==> flow/design.v <==
module Controller(Vppg, Find_Setting, CLK, rst_n, DC_Comp, PGA_Gain, CLK_Filter, LED_IR, LED_RED, IR_ADC_Value, RED_ADC_Value, LED_Drive);
input 		CLK;							 
input 		rst_n;							 
input 		Find_Setting;					 
input[7:0] 	Vppg;							 
output reg 			LED_IR;					 
output reg 			LED_RED;				 
output reg			CLK_Filter;				 
output reg  [3:0] 	LED_Drive;				 
output reg  [3:0] 	PGA_Gain;				 
output reg  [6:0] 	DC_Comp;				 
output reg  [7:0]   IR_ADC_Value;			 
output reg  [7:0]   RED_ADC_Value;			 
parameter 		 MAX_RAND_VOLTAGE = 250;
parameter 		 MIN_RAND_VOLTAGE = 5;
parameter		 MITTEL_VOLTAGE   = 127;
localparam[2:0]  INITIAL 			    = 3'b001;  
localparam[2:0]  IDLE         		    = 3'b010;  
localparam[2:0]  FIND_SETTING			= 3'b000;
localparam[2:0]  SWEEP_DC_COMP  		= 3'b011;  
localparam[2:0]  INCREASE_PGA_GAIN      = 3'b100;  
localparam[2:0]  OSCILLATE   	     	= 3'b101;  
localparam[2:0]  FIRST_DC_COMP   		= 3'b110;  
reg [9:0]  	counter;						 
reg [3:0] 	gaintemp;						
reg [3:0] 	PGA_Gain_IR;					 
reg [3:0] 	PGA_Gain_RED;					 
reg [2:0]   currentState, nextState;		 
reg [7:0]   DC_left, DC_right, DC_Comp_temp;  
reg [6:0]   DC_Comp_IR;						 
reg [6:0]   DC_Comp_RED; 				     
reg [1:0]	red_on_flag; 					 
reg [9:0]   min_index;						 
reg [9:0]   max_index;						 
reg [7:0]  	temp_min;						 
reg [7:0]  	temp_max;						 
reg [3:0]   gaintemp_max;
reg [3:0]   gaintemp_min;
reg 		start;
always@(posedge CLK or negedge rst_n) begin
	if(~rst_n)begin
		currentState  <= INITIAL;	
	end
    else begin 
		currentState  <= nextState;
	end
end
always@(posedge CLK) begin
	if(counter == 999) begin
			counter <= 0;
		end
		else if(counter >= 0) begin
		counter <= counter + 1;
		end
	 case(currentState)
		INITIAL: begin  
			nextState          <= FIND_SETTING;
			counter		       <= 0;
			PGA_Gain_RED 	   <= 0;
			PGA_Gain_IR		   <= 0;
			DC_Comp_temp	   <= 0;
			DC_Comp_IR 	       <= 0;
			DC_Comp_RED        <= 0; 
			red_on_flag        <= 1;  
			temp_min		   <= 255;
			temp_max           <= 0;
			min_index		   <= 0;
			max_index 		   <= 0;
			LED_IR			   <= 0;
			LED_RED			   <= 1;
			PGA_Gain		   <= 4'd0;
			gaintemp  		   <= 15;
			LED_Drive 	       <= 8;
			CLK_Filter         <= 0;
			gaintemp_max       <= 0;
			gaintemp_min       <= 0;
			start <= 0;
			DC_Comp            <= 0;
			IR_ADC_Value       <= 0;
			RED_ADC_Value      <= 0;
		end
		FIND_SETTING: begin  
		if(Find_Setting) begin
			nextState <= IDLE;
			end
		end
		IDLE: begin  
			DC_left	  <= 0;
			DC_right  <= MITTEL_VOLTAGE; 
            case(red_on_flag)   
                0: begin   
					nextState <= FIRST_DC_COMP;
		   		    LED_IR    <= 1;
		            LED_RED   <= 0;
                    DC_Comp   <= 0;
					temp_min  <= 255;
					temp_max  <= 0;
				end
				1: begin   
					nextState <= FIRST_DC_COMP;
		   			LED_IR    <= 0;
		   		    LED_RED   <= 1;
                    DC_Comp   <= 0; 	
					temp_min  <= 255;
					temp_max  <= 0;
				end 
				2: begin   
					if (Vppg < temp_min && LED_RED == 1) begin
		 				temp_min  <= Vppg;
		 				min_index <= counter;  
		 				nextState <= IDLE;
					end
					if (Vppg > temp_max && LED_RED == 1) begin
		 				temp_max  <= Vppg;
		 				max_index <= counter;  
						nextState <= IDLE;
					end
					if (counter == 999 && LED_RED == 1)begin  
						nextState <= SWEEP_DC_COMP;  
					end	
					if(LED_IR == 1) begin
						nextState <= SWEEP_DC_COMP;
					end				    
				end
                default:;
            endcase
		end 
		FIRST_DC_COMP:begin	 
			if ((DC_right - DC_left) > 1)begin 
				if(Vppg < MITTEL_VOLTAGE)begin
					DC_right 	    <= 	DC_Comp;
					DC_Comp_temp	<=  DC_Comp + DC_left;
					DC_Comp  		<=  DC_Comp_temp >>1;
				end else if(Vppg > MITTEL_VOLTAGE)begin
					DC_left 	    <=	DC_Comp;
					DC_Comp_temp 	<=  DC_Comp + DC_right;
					DC_Comp 	    <=  DC_Comp_temp >> 1;
				end else begin
					DC_left			<=	DC_Comp;
					DC_right		<=	DC_Comp;
				end	
			end else begin
				red_on_flag     	<=	 2;
				nextState			<= 	IDLE;					
			end
	    end
		SWEEP_DC_COMP: begin   
				if (counter < (((min_index +max_index) >> 1) + 7) && counter >= (((min_index + max_index) >> 1) - 7))begin 
					if(Vppg < MITTEL_VOLTAGE)begin
						DC_right 	    <= 	DC_Comp;
						DC_Comp_temp	<=  DC_Comp + DC_left;
						DC_Comp  		<=  DC_Comp_temp >>1;
					end else if(Vppg > MITTEL_VOLTAGE)begin
						DC_left 	    <=	DC_Comp;
						DC_Comp_temp    <=  DC_Comp + DC_right;
						DC_Comp 	    <=  DC_Comp_temp >> 1;
					end else begin
						DC_left			<=	DC_Comp;
						DC_right		<=	DC_Comp;
						nextState 		<= INCREASE_PGA_GAIN;
					end	
				end else if (counter >= (((min_index +max_index) >> 1) + 7)) begin 
					nextState	    <= INCREASE_PGA_GAIN;
				end         
		end
		INCREASE_PGA_GAIN: begin  
			if((counter >= max_index) && counter <= (max_index + 4'd15)) begin  
				if(Vppg < MAX_RAND_VOLTAGE) begin
					PGA_Gain <= PGA_Gain + 4'd1;
				end
				else begin
					gaintemp_max <= PGA_Gain;   
				end
				if(counter == (max_index + 4'd15)) begin   
					PGA_Gain <= 4'd0;
					start <= 1;
				end
			end
			if(start) begin
				start <= 0;
				if(2000 < gaintemp_max) begin
					red_on_flag    <= 0 ;
					counter    	   <= 0;  
					if(LED_IR) begin					 
						DC_Comp_IR    <= DC_Comp;		 
						PGA_Gain_IR   <= gaintemp_min; 	 
						nextState     <= OSCILLATE;
						PGA_Gain      <= 4'd0;  
						gaintemp      <= 15;
						gaintemp_max  <= 0;
						gaintemp_min  <= 0;
					end
					if(LED_RED) begin
						DC_Comp_RED   <= DC_Comp;		 
						PGA_Gain_RED  <= gaintemp_min;   
						nextState  	  <= IDLE; 			 
						PGA_Gain   	  <= 4'd0; 			 
						gaintemp      <= 15;
						gaintemp_max  <= 0;
						gaintemp_min  <= 0;
						LED_RED	      <= 0;
						LED_IR	      <= 1;
					end
				end
				else begin	
					red_on_flag 	  <= 0 ;
					counter    	      <= 0;  
					if(LED_IR) begin
						DC_Comp_IR    <= DC_Comp;		     
						PGA_Gain_IR   <= gaintemp_max; 		 
						nextState     <= OSCILLATE;			 
						PGA_Gain      <= 4'd0;  
						gaintemp      <= 15;
						gaintemp_max  <= 0;
						gaintemp_min  <= 0;
						LED_RED	      <= 1;
						LED_IR	      <= 0;
					end
					if(LED_RED) begin
						DC_Comp_RED   <= DC_Comp;			 
						PGA_Gain_RED  <= gaintemp_max;		 
						nextState     <= IDLE; 				 
						PGA_Gain      <= 4'd0; 				 
						gaintemp      <= 15;
						gaintemp_max  <= 0;
						gaintemp_min  <= 0;
						LED_RED	  	  <= 0;
						LED_IR	      <= 1;
					end
				end
			end
		end 
		OSCILLATE: begin  
			CLK_Filter <=~CLK_Filter;  
			if(counter == 9) begin	  
				LED_RED <= ~LED_RED; 
				LED_IR  <= ~LED_IR;
				counter <= 0;  
				if(LED_IR) begin
					DC_Comp  	  <= DC_Comp_RED;
					PGA_Gain 	  <= PGA_Gain_RED;
					IR_ADC_Value  <= Vppg;  
				end
				if(LED_RED) begin
					DC_Comp 	  <= DC_Comp_IR;
					PGA_Gain 	  <= PGA_Gain_IR;
					RED_ADC_Value <= Vppg;  
				end
			end	
		end
		default: nextState <= IDLE;
	endcase
end
endmodule
module FIR_Filter(
    input wire CLK,                  
    input wire CLK_Filter,           
    input wire [7:0] input_data,     
    input wire rst_n,                
    output reg [19:0] output_data    
);
parameter NUM_SHI_REGS = 22;	 
parameter NUM_ADD_REGS = 11;     
reg     [7:0]   shift_regs   [NUM_SHI_REGS-1:0];   
reg     [8:0]   add_regs     [NUM_ADD_REGS-1:0];   
reg 	[16:0]  order[NUM_ADD_REGS-1:0];  
wire    [7:0]   COEFFICIENTS [NUM_ADD_REGS-1:0];   
assign COEFFICIENTS[0]  =    8'd2;
assign COEFFICIENTS[1]  =    8'd10;
assign COEFFICIENTS[2]  =    8'd16;
assign COEFFICIENTS[3]  =    8'd28;
assign COEFFICIENTS[4]  =    8'd43;
assign COEFFICIENTS[5]  =    8'd60;
assign COEFFICIENTS[6]  =    8'd78;
assign COEFFICIENTS[7]  =    8'd95;
assign COEFFICIENTS[8]  =    8'd111;
assign COEFFICIENTS[9]  =    8'd122;
assign COEFFICIENTS[10] =    8'd128;
always @(posedge CLK or negedge rst_n) begin
    if (!rst_n) begin
        shift_regs[0]  <= 8'b0;
        shift_regs[1]  <= 8'b0;
        shift_regs[2]  <= 8'b0;
        shift_regs[3]  <= 8'b0;
        shift_regs[4]  <= 8'b0;
        shift_regs[5]  <= 8'b0;
        shift_regs[6]  <= 8'b0;
        shift_regs[7]  <= 8'b0;
        shift_regs[8]  <= 8'b0;
        shift_regs[9]  <= 8'b0;
        shift_regs[10] <= 8'b0;
        shift_regs[11] <= 8'b0;
        shift_regs[12] <= 8'b0;
        shift_regs[13] <= 8'b0;
        shift_regs[14] <= 8'b0;
        shift_regs[15] <= 8'b0;
        shift_regs[16] <= 8'b0;
        shift_regs[17] <= 8'b0;
        shift_regs[18] <= 8'b0;
        shift_regs[19] <= 8'b0;
        shift_regs[20] <= 8'b0;
        shift_regs[21] <= 8'b0;
        add_regs[0]  <= 9'b0;
        add_regs[1]  <= 9'b0;
        add_regs[2]  <= 9'b0;
        add_regs[3]  <= 9'b0;
        add_regs[4]  <= 9'b0;
        add_regs[5]  <= 9'b0;
        add_regs[6]  <= 9'b0;
        add_regs[7]  <= 9'b0;
        add_regs[8]  <= 9'b0;
        add_regs[9]  <= 9'b0;
        add_regs[10] <= 9'b0;
        order[0]  <= 17'b0;
        order[1]  <= 17'b0;
        order[2]  <= 17'b0;
        order[3]  <= 17'b0;
        order[4]  <= 17'b0;
        order[5]  <= 17'b0;
        order[6]  <= 17'b0;
        order[7]  <= 17'b0;
        order[8]  <= 17'b0;
        order[9]  <= 17'b0;
        order[10] <= 17'b0;
        output_data <= 20'd0;
    end else if (CLK_Filter) begin
        shift_regs[0]  <= input_data;
        shift_regs[1]  <= shift_regs[0];
        shift_regs[2]  <= shift_regs[1];
        shift_regs[3]  <= shift_regs[2];
        shift_regs[4]  <= shift_regs[3];
        shift_regs[5]  <= shift_regs[4];
        shift_regs[6]  <= shift_regs[5];
        shift_regs[7]  <= shift_regs[6];
        shift_regs[8]  <= shift_regs[7];
        shift_regs[9]  <= shift_regs[8];
        shift_regs[10] <= shift_regs[9];
        shift_regs[11] <= shift_regs[10];
        shift_regs[12] <= shift_regs[11];
        shift_regs[13] <= shift_regs[12];
        shift_regs[14] <= shift_regs[13];
        shift_regs[15] <= shift_regs[14];
        shift_regs[16] <= shift_regs[15];
        shift_regs[17] <= shift_regs[16];
        shift_regs[18] <= shift_regs[17];
        shift_regs[19] <= shift_regs[18];
        shift_regs[20] <= shift_regs[19];
        shift_regs[21] <= shift_regs[20];
        add_regs[0]     <= shift_regs[0] + shift_regs[21];
        add_regs[1]     <= shift_regs[1] + shift_regs[20];
        add_regs[2]     <= shift_regs[2] + shift_regs[19];
        add_regs[3]     <= shift_regs[3] + shift_regs[18];
        add_regs[4]     <= shift_regs[4] + shift_regs[17];
        add_regs[5]     <= shift_regs[5] + shift_regs[16];
        add_regs[6]     <= shift_regs[6] + shift_regs[15];
        add_regs[7]     <= shift_regs[7] + shift_regs[14];
        add_regs[8]     <= shift_regs[8] + shift_regs[13];
        add_regs[9]     <= shift_regs[9] + shift_regs[12];
        add_regs[10]    <= shift_regs[10] + shift_regs[11];
        order[0]    <= COEFFICIENTS[0] * add_regs[0];
        order[1]    <= COEFFICIENTS[1] * add_regs[1];
        order[2]    <= COEFFICIENTS[2] * add_regs[2];
        order[3]    <= COEFFICIENTS[3] * add_regs[3];
        order[4]    <= COEFFICIENTS[4] * add_regs[4];
        order[5]    <= COEFFICIENTS[5] * add_regs[5];
        order[6]    <= COEFFICIENTS[6] * add_regs[6];
        order[7]    <= COEFFICIENTS[7] * add_regs[7];
        order[8]    <= COEFFICIENTS[8] * add_regs[8];
        order[9]    <= COEFFICIENTS[9] * add_regs[9];
        order[10]   <= COEFFICIENTS[10] * add_regs[10];
	    output_data <=   order[0] + order[1] + order[2] + order[3] 
                       + order[4] + order[5] + order[6] + order[7] 
                       + order[8] + order[9] + order[10];
    end
end
endmodule
module Controller_FIR (
	input	[7:0] 	VPPG,             
	input 		  	Find_Setting,     
	input 		  	CLK,              
	input 		  	rst_n,            
	output 	[6:0] 	DC_Comp,          
	output 	[3:0] 	pga_Gain,         
	output 		  	LED_IR,           
	output 		  	LED_RED,          
	output  [19:0] 	Out_RED_Filtered, 
	output  [19:0] 	Out_IR_Filtered,  
	output  [3:0] 	LED_Drive         
);
	wire [7:0] IR_ADC_Value, RED_ADC_Value;
	wire 	   CLK_Filter;
	reg        CLK_Filter_q;    
	wire       Filter_En;       
	always @(posedge CLK or negedge rst_n) begin
		if (!rst_n) CLK_Filter_q <= 1'b0;
		else        CLK_Filter_q <= CLK_Filter;
	end
	assign Filter_En = CLK_Filter & ~CLK_Filter_q;
    Controller ct(  .Vppg(VPPG), 
                    .Find_Setting(Find_Setting), 
                    .CLK(CLK), 
                    .rst_n(rst_n), 
                    .DC_Comp(DC_Comp), 
                    .PGA_Gain(pga_Gain), 
                    .CLK_Filter(CLK_Filter), 
                    .LED_IR(LED_IR), 
                    .LED_RED(LED_RED),
                    .IR_ADC_Value(IR_ADC_Value), 
                    .RED_ADC_Value(RED_ADC_Value), 
                    .LED_Drive(LED_Drive)); 
	FIR_Filter red( .CLK(CLK),
                    .CLK_Filter(Filter_En), 
                    .input_data(RED_ADC_Value),
                    .rst_n(rst_n),  
                    .output_data(Out_RED_Filtered));
	FIR_Filter ir(  .CLK(CLK),
                    .CLK_Filter(Filter_En), 
                    .input_data(IR_ADC_Value),
                    .rst_n(rst_n),  
                    .output_data(Out_IR_Filtered));
endmodule
==> reports on Controller_FIR <==
Tool chain data of Controller_FIR

Each step is given for the RTL above and for the edited RTL.
Lines under "before" count in the file above, lines under "after" in the edited file.
"difference" is "after" less "before", of the values as shown; "rel. change" is that difference over "before", in percent.
Operators carry their Yosys type and port widths (W data, S select, Z words).
Library cell names are shortened.
The mark - stands for no value.

Top: Controller_FIR
Clock port: CLK
Library: sky130hd
Timing corner: tt_025C_1v80

The edit

The edit as a unified diff against the file above.
The edit is scripted: it alters the design's behaviour and was not made to optimise anything.

```diff
@@ -409,9 +409,5 @@
                     .RED_ADC_Value(RED_ADC_Value), 
                     .LED_Drive(LED_Drive)); 
-	FIR_Filter red( .CLK(CLK),
-                    .CLK_Filter(Filter_En), 
-                    .input_data(RED_ADC_Value),
-                    .rst_n(rst_n),  
-                    .output_data(Out_RED_Filtered));
+	assign Out_RED_Filtered = 0;
 	FIR_Filter ir(  .CLK(CLK),
                     .CLK_Filter(Filter_En), 
```

Word level

Counts by Yosys on the flattened word-level netlist (proc, flatten, opt, wreduce). Print and check cells are left out. Cells with the same type and inputs are merged into one.

Storage and ports:

| what                        | before | after | difference | rel. change (%) |
| flip-flop bits (word level) | 1042   | 583   | -459       | -44.05 |
| input bits                  | 11     | 11    | 0          | 0.00 |
| elaborated cells            | 395    | 315   | -80        | -20.25 |

Cells by class:

| what                      | before | after | difference | rel. change (%) |
| add/subtract/negate cells | 51     | 30    | -21        | -41.18 |
| multiply operators        | 16     | 8     | -8         | -50.00 |
| magnitude comparators     | 13     | 13    | 0          | 0.00 |
| eq/ne operators           | 38     | 37    | -1         | -2.63 |
| mux-type cells            | 119    | 116   | -3         | -2.52 |
| bitwise logic cells       | 6      | 6     | 0          | 0.00 |
| reduce/logical cells      | 36     | 35    | -1         | -2.78 |

Operators by type and width:

| operator               | before | after | difference | rel. change (%) |
| $add A8 B8 Y9          | 22     | 11    | -11        | -50.00 |
| $add A20 B17 Y20       | 14     | 7     | -7         | -50.00 |
| $mul A6 B9 Y15 const A | 6      | 3     | -3         | -50.00 |
| $mux W8                | 17     | 15    | -2         | -11.76 |
| $mul A3 B9 Y12 const A | 4      | 2     | -2         | -50.00 |
| $mul A7 B9 Y16 const A | 4      | 2     | -2         | -50.00 |
| $reduce_and A3 Y1      | 15     | 14    | -1         | -6.67 |
| $ne A2 B1 Y1 const B   | 11     | 10    | -1         | -9.09 |
| $pmux W8 S2            | 6      | 5     | -1         | -16.67 |
| $add A10 B17 Y18       | 2      | 1     | -1         | -50.00 |
| $add A20 B13 Y20       | 2      | 1     | -1         | -50.00 |
| $add A20 B16 Y20       | 2      | 1     | -1         | -50.00 |
| $mul A4 B9 Y13 const A | 2      | 1     | -1         | -50.00 |
| $mux W4                | 25     | 25    | 0          | 0.00 |
| $mux W1                | 13     | 13    | 0          | 0.00 |
| $mux W3                | 13     | 13    | 0          | 0.00 |
| $mux W7                | 12     | 12    | 0          | 0.00 |
| $mux W10               | 8      | 8     | 0          | 0.00 |
| $ne A3 B2 Y1 const B   | 6      | 6     | 0          | 0.00 |
| $logic_and A1 B1 Y1    | 5      | 5     | 0          | 0.00 |
| $not A1 Y1             | 5      | 5     | 0          | 0.00 |
| $pmux W1 S2            | 4      | 4     | 0          | 0.00 |
| $pmux W4 S2            | 4      | 4     | 0          | 0.00 |
| $reduce_bool A3 Y1     | 4      | 4     | 0          | 0.00 |
| $eq A3 B3 Y1 const B   | 3      | 3     | 0          | 0.00 |
| $ne A2 B2 Y1 const B   | 3      | 3     | 0          | 0.00 |
| $ne A3 B1 Y1 const B   | 3      | 3     | 0          | 0.00 |
| $pmux W8 S3            | 3      | 3     | 0          | 0.00 |

Not every row of either side is listed.

Logic depth

Yosys ltp: most cells in a row. Word level: on the elaborated netlist, between registers, memories and ports. Mapped: between sequential cells and ports; inverters and the memories' decode and read muxes count.

Depth:

| what                         | before | after | difference | rel. change (%) |
| depth in word-level cells    | 10     | 10    | 0          | 0.00 |
| ABC_AREA                     | 0      | 0     | -          | - |
| mapped depth                 | 29     | 29    | 0          | 0.00 |
| depth with buffers taken out | 29     | 29    | 0          | 0.00 |

Synthesis result

The flow's flattened synthesis, as Yosys stat reports it; memories are mapped. The netlist is that of the ABC_AREA named above (0 if unset); the other value can give another one.

Cells by type:

| cell     | before | after | difference | rel. change (%) |
| nand2_1  | 1837   | 954   | -883       | -48.07 |
| dfrtp_1  | 875    | 439   | -436       | -49.83 |
| inv_1    | 808    | 456   | -352       | -43.56 |
| ha_1     | 751    | 421   | -330       | -43.94 |
| fa_1     | 472    | 238   | -234       | -49.58 |
| o21ai_0  | 494    | 263   | -231       | -46.76 |
| a21oi_1  | 316    | 185   | -131       | -41.46 |
| xnor2_1  | 243    | 138   | -105       | -43.21 |
| clkbuf_1 | 210    | 113   | -97        | -46.19 |
| o21bai_1 | 149    | 75    | -74        | -49.66 |
| xor2_1   | 118    | 65    | -53        | -44.92 |
| a21o_1   | 103    | 57    | -46        | -44.66 |
| nor2_1   | 117    | 92    | -25        | -21.37 |
| buf_4    | 4      | 25    | +21        | +525.00 |
| and3_1   | 41     | 23    | -18        | -43.90 |
| nand2b_1 | 36     | 20    | -16        | -44.44 |
| nor3_1   | 32     | 18    | -14        | -43.75 |
| a31oi_1  | 21     | 9     | -12        | -57.14 |

Not every row of either side is listed.

Mapped netlist:

| what                               | before  | after   | difference | rel. change (%) |
| cells in the netlist               | 7056    | 3992    | -3064      | -43.42 |
| synthesis area (um^2)              | 67938.9 | 38344.3 | -29594.6   | -43.56 |
| sequential part of the area (um^2) | 25756.0 | 14605.3 | -11150.7   | -43.29 |
| flip-flop cells                    | 1008    | 564     | -444       | -44.05 |

By module: a second synthesis without flattening, with its own total; a netlist apart from the flattened one above.

Second synthesis, totals:

| what                                | before  | after   | difference | rel. change (%) |
| cells (unflattened synthesis)       | 6519    | 3709    | -2810      | -43.10 |
| area (unflattened synthesis) (um^2) | 70946.8 | 40040.9 | -30905.9   | -43.56 |

Rows give one instance, submodules left out.

Modules, before:

| module         | times used | cells | area (um^2) | sequential area (um^2) |
| FIR_Filter     | 2          | 2831  | 31059.8     | 10910.5 |
| Controller     | 1          | 855   | 8788.4      | 3910.0 |
| Controller_FIR | 1          | 2     | 38.8        | 25.0 |

Modules, after:

| module         | times used | cells | area (um^2) | sequential area (um^2) |
| FIR_Filter     | 1          | 2831  | 31059.8     | 10910.5 |
| Controller     | 1          | 855   | 8788.4      | 3910.0 |
| Controller_FIR | 1          | 23    | 192.7       | 25.0 |

Worst setup path after synthesis

Source: OpenSTA report_checks on the synthesized netlist (no wires, ideal clock, input and output delay 20% of the period each), path of least setup slack; recovery checks are left aside. Register names are those of the netlist, which keeps one name where synthesis merged equal registers.

Timing after synthesis:

| what                          | before                  | after                  | difference | rel. change (%) |
| path type                     | flip-flop to flip-flop  | flip-flop to flip-flop | -          | - |
| from                          | reg red.order[1][1]     | reg ir.order[1][1]     | -          | - |
| to                            | reg red.output_data[18] | reg ir.output_data[18] | -          | - |
| period (ns)                   | 10.0                    | 10.0                   | 0.0        | 0.00 |
| library setup time (ns)       | 0.133                   | 0.130                  | -0.003     | - |
| arrival time (ns)             | 6.172                   | 6.172                  | 0.000      | 0.00 |
| required time (ns)            | 9.867                   | 9.870                  | +0.003     | +0.03 |
| setup slack (ns)              | 3.695                   | 3.698                  | +0.003     | - |
| path delay (ns)               | 6.305                   | 6.302                  | -0.003     | -0.05 |
| stages                        | 28                      | 30                     | +2         | +7.14 |
| buffers on the path           | 0                       | 0                      | 0          | - |
| synthesis period reached (ns) | 6.305                   | 6.302                  | -0.003     | -0.05 |

"path delay" is the arrival time less input delay plus setup time.
"stages" counts driving pins, that of a launching flip-flop among them; a cell with two outputs on the path counts twice.
"synthesis period reached" is the clock period less the worst setup slack; recovery checks do not enter. This is arithmetic on one report: input and output delays are still those of the set period (20% each).
Between the ends stands the longest chain of elaborated cells between them, by number of cells; it is not shown to be the way that was timed. Of several equally long chains one is given.
A line is the first line of the expression or statement that the cell stems from. Yosys adds cells for indexed reads and writes and turns some case tables into memories.

On the way, after synthesis, before:
Path through: dfrtp_1 > ha_1 > fa_1 > a21oi_1 > nor2_1 > nor2_1 > o21bai_1 > a21oi_1 > nor2b_1 > o21ai_0 > nor2b_1 > xnor2_1 > fa_1 > inv_1 > fa_1 > fa_1 > inv_1 > fa_1 > fa_1 > ha_1 > nand2_1 > o21ai_0 > o41ai_1 > o21a_1 > a21oi_1 > a21oi_1 > xor2_1 > o21ai_0
Cells in the longest elaborated chain: 10

RTL lines, path after synthesis, before:

| what                          | RTL line | RTL |
| start: declaration            | 266      | `reg [16:0] order[NUM_ADD_REGS-1:0];` |
| start: assignment             | 315      | `order[1]  <= 17'b0;` |
| start: assignment             | 361      | `order[1]    <= COEFFICIENTS[1] * add_regs[1];` |
| $add A10 B17 Y18              | 371      | `output_data <= order[0] + order[1] + order[2] + order[3]` |
| $add A20 B13 Y20              | 371      |  |
| $add A20 B17 Y20 (7 in a row) | 371      |  |
| $add A20 B16 Y20              | 371      |  |
| end: assignment               | 325      | `output_data <= 20'd0;` |
| end: assignment               | 371      |  |
| end: declaration              | 260      | `output reg [19:0] output_data` |

On the way, after synthesis, after:
Path through: dfrtp_1 > ha_1 > inv_1 > fa_1 > nor2b_1 > o21ai_0 > a21boi_0 > o21ai_0 > a21boi_0 > o21ai_0 > nand2b_1 > xor2_1 > fa_1 > inv_1 > fa_1 > fa_1 > inv_1 > fa_1 > inv_1 > fa_1 > inv_1 > ha_1 > nand2_1 > o21ai_0 > o41ai_1 > o21a_1 > a21oi_1 > a21oi_1 > xnor2_1 > o21ai_1
Cells in the longest elaborated chain: 10

RTL lines, path after synthesis, after:

| what                          | RTL line | RTL |
| start: declaration            | 266      | `reg [16:0] order[NUM_ADD_REGS-1:0];` |
| start: assignment             | 315      | `order[1]  <= 17'b0;` |
| start: assignment             | 361      | `order[1]    <= COEFFICIENTS[1] * add_regs[1];` |
| $add A10 B17 Y18              | 371      | `output_data <= order[0] + order[1] + order[2] + order[3]` |
| $add A20 B13 Y20              | 371      |  |
| $add A20 B17 Y20 (7 in a row) | 371      |  |
| $add A20 B16 Y20              | 371      |  |
| end: assignment               | 325      | `output_data <= 20'd0;` |
| end: assignment               | 371      |  |
| end: declaration              | 260      | `output reg [19:0] output_data` |

Worst path after layout

Path of least setup slack in the final report of the runs of pair 1 (OpenROAD, finished layout, wires in). Where an end is a register, its clock arrival counts in the times.

Timing post-layout:

| what                    | before                  | after                  | difference | rel. change (%) |
| path type               | flip-flop to flip-flop  | flip-flop to flip-flop | -          | - |
| from                    | reg red.order[1][1]     | reg ir.order[0][1]     | -          | - |
| to                      | reg red.output_data[18] | reg ir.output_data[18] | -          | - |
| period (ns)             | 10.0                    | 10.0                   | 0.0        | 0.00 |
| library setup time (ns) | 0.16                    | 0.14                   | -0.02      | - |
| arrival time (ns)       | 7.72                    | 7.33                   | -0.39      | -5.05 |
| required time (ns)      | 10.57                   | 10.47                  | -0.10      | -0.95 |
| setup slack (ns)        | 2.85                    | 3.15                   | +0.30      | - |
| stages                  | 28                      | 30                     | +2         | +7.14 |
| buffers on the path     | 0                       | 0                      | 0          | - |

Between the ends stands the longest chain of elaborated cells between them, by number of cells; it is not shown to be the way that was timed. Of several equally long chains one is given.

On the way, post-layout, before:
Path through: dfrtp_1 > ha_1 > fa_1 > a21oi_1 > nor2_1 > nor2_1 > o21bai_1 > a21oi_1 > nor2b_1 > o21ai_0 > nor2b_1 > xnor2_1 > fa_1 > inv_1 > fa_1 > fa_1 > inv_1 > fa_1 > fa_1 > ha_1 > nand2_1 > o21ai_0 > o41ai_1 > o21a_1 > a21oi_1 > a21oi_1 > xor2_1 > o21ai_0
Cells in the longest elaborated chain: 10

RTL lines, path post-layout, before:

| what                          | RTL line | RTL |
| start: declaration            | 266      | `reg [16:0] order[NUM_ADD_REGS-1:0];` |
| start: assignment             | 315      | `order[1]  <= 17'b0;` |
| start: assignment             | 361      | `order[1]    <= COEFFICIENTS[1] * add_regs[1];` |
| $add A10 B17 Y18              | 371      | `output_data <= order[0] + order[1] + order[2] + order[3]` |
| $add A20 B13 Y20              | 371      |  |
| $add A20 B17 Y20 (7 in a row) | 371      |  |
| $add A20 B16 Y20              | 371      |  |
| end: assignment               | 325      | `output_data <= 20'd0;` |
| end: assignment               | 371      |  |
| end: declaration              | 260      | `output reg [19:0] output_data` |

On the way, post-layout, after:
Path through: dfrtp_1 > ha_1 > inv_1 > fa_1 > nor2b_1 > o21ai_0 > a21boi_0 > o21ai_0 > a21boi_0 > o21ai_0 > nand2b_1 > xor2_1 > fa_1 > inv_1 > fa_1 > fa_1 > inv_1 > fa_1 > inv_1 > fa_1 > inv_1 > ha_1 > nand2_1 > o21ai_0 > o41ai_1 > o21a_1 > a21oi_1 > a21oi_1 > xnor2_1 > o21ai_1
Cells in the longest elaborated chain: 10

RTL lines, path post-layout, after:

| what                          | RTL line | RTL |
| start: declaration            | 266      | `reg [16:0] order[NUM_ADD_REGS-1:0];` |
| start: assignment             | 314      | `order[0]  <= 17'b0;` |
| start: assignment             | 360      | `order[0]    <= COEFFICIENTS[0] * add_regs[0];` |
| $add A10 B17 Y18              | 371      | `output_data <= order[0] + order[1] + order[2] + order[3]` |
| $add A20 B13 Y20              | 371      |  |
| $add A20 B17 Y20 (7 in a row) | 371      |  |
| $add A20 B16 Y20              | 371      |  |
| end: assignment               | 325      | `output_data <= 20'd0;` |
| end: assignment               | 371      |  |
| end: declaration              | 260      | `output reg [19:0] output_data` |

Layout results

Both versions went through the flow (Yosys, OpenROAD) with the same settings in each pair. Constraints: input delay and output delay 20% of the set period each, output load 0.01 pF.

Settings, pair 1:
CORE_UTILIZATION: 40
period_ns: 10.0
CAP_MARGIN: 20
CORE_MARGIN: 2
SLEW_MARGIN: 20

Results, pair 1:

| what                                          | before   | after   | difference | rel. change (%) |
| post-synthesis cell area (um^2)               | 67938.9  | 38344.3 | -29594.6   | -43.56 |
| die outline area (um^2)                       | 173160.0 | 98354.4 | -74805.6   | -43.20 |
| standard-cell area of the final layout (um^2) | 74747.9  | 42308.1 | -32439.8   | -43.40 |
| utilization (%)                               | 44.2     | 44.5    | +0.3       | - |
| worst setup slack after layout (ns)           | 2.845    | 3.145   | +0.300     | - |
| sum of negative setup slack (ns)              | 0.000    | 0.000   | 0.000      | - |
| period achieved (ns)                          | 7.155    | 6.855   | -0.300     | -4.19 |

Settings, pair 2:
CELL_PAD_IN_SITES_DETAIL_PLACEMENT: 1
CELL_PAD_IN_SITES_GLOBAL_PLACEMENT: 0
CORE_MARGIN: 7
CORE_UTILIZATION: 43
PLACE_DENSITY_LB_ADDON: 0.04
SETUP_SLACK_MARGIN: 1.49
SLEW_MARGIN: 35
period_ns: 11.2
CAP_MARGIN: 20

Results, pair 2:

| what                                          | before   | after   | difference | rel. change (%) |
| post-synthesis cell area (um^2)               | 67938.9  | 38344.3 | -29594.6   | -43.56 |
| die outline area (um^2)                       | 169324.0 | 97731.3 | -71592.7   | -42.28 |
| standard-cell area of the final layout (um^2) | 75426.1  | 42565.8 | -32860.3   | -43.57 |
| utilization (%)                               | 48.2     | 48.2    | 0.0        | - |
| worst setup slack after layout (ns)           | 4.063    | 4.148   | +0.085     | - |
| sum of negative setup slack (ns)              | 0.000    | 0.000   | 0.000      | - |
| period achieved (ns)                          | 7.137    | 7.052   | -0.085     | -1.19 |

"period achieved" = clock period - worst setup slack. The figure is calculated, with input and output delays left at 20% of the set period.
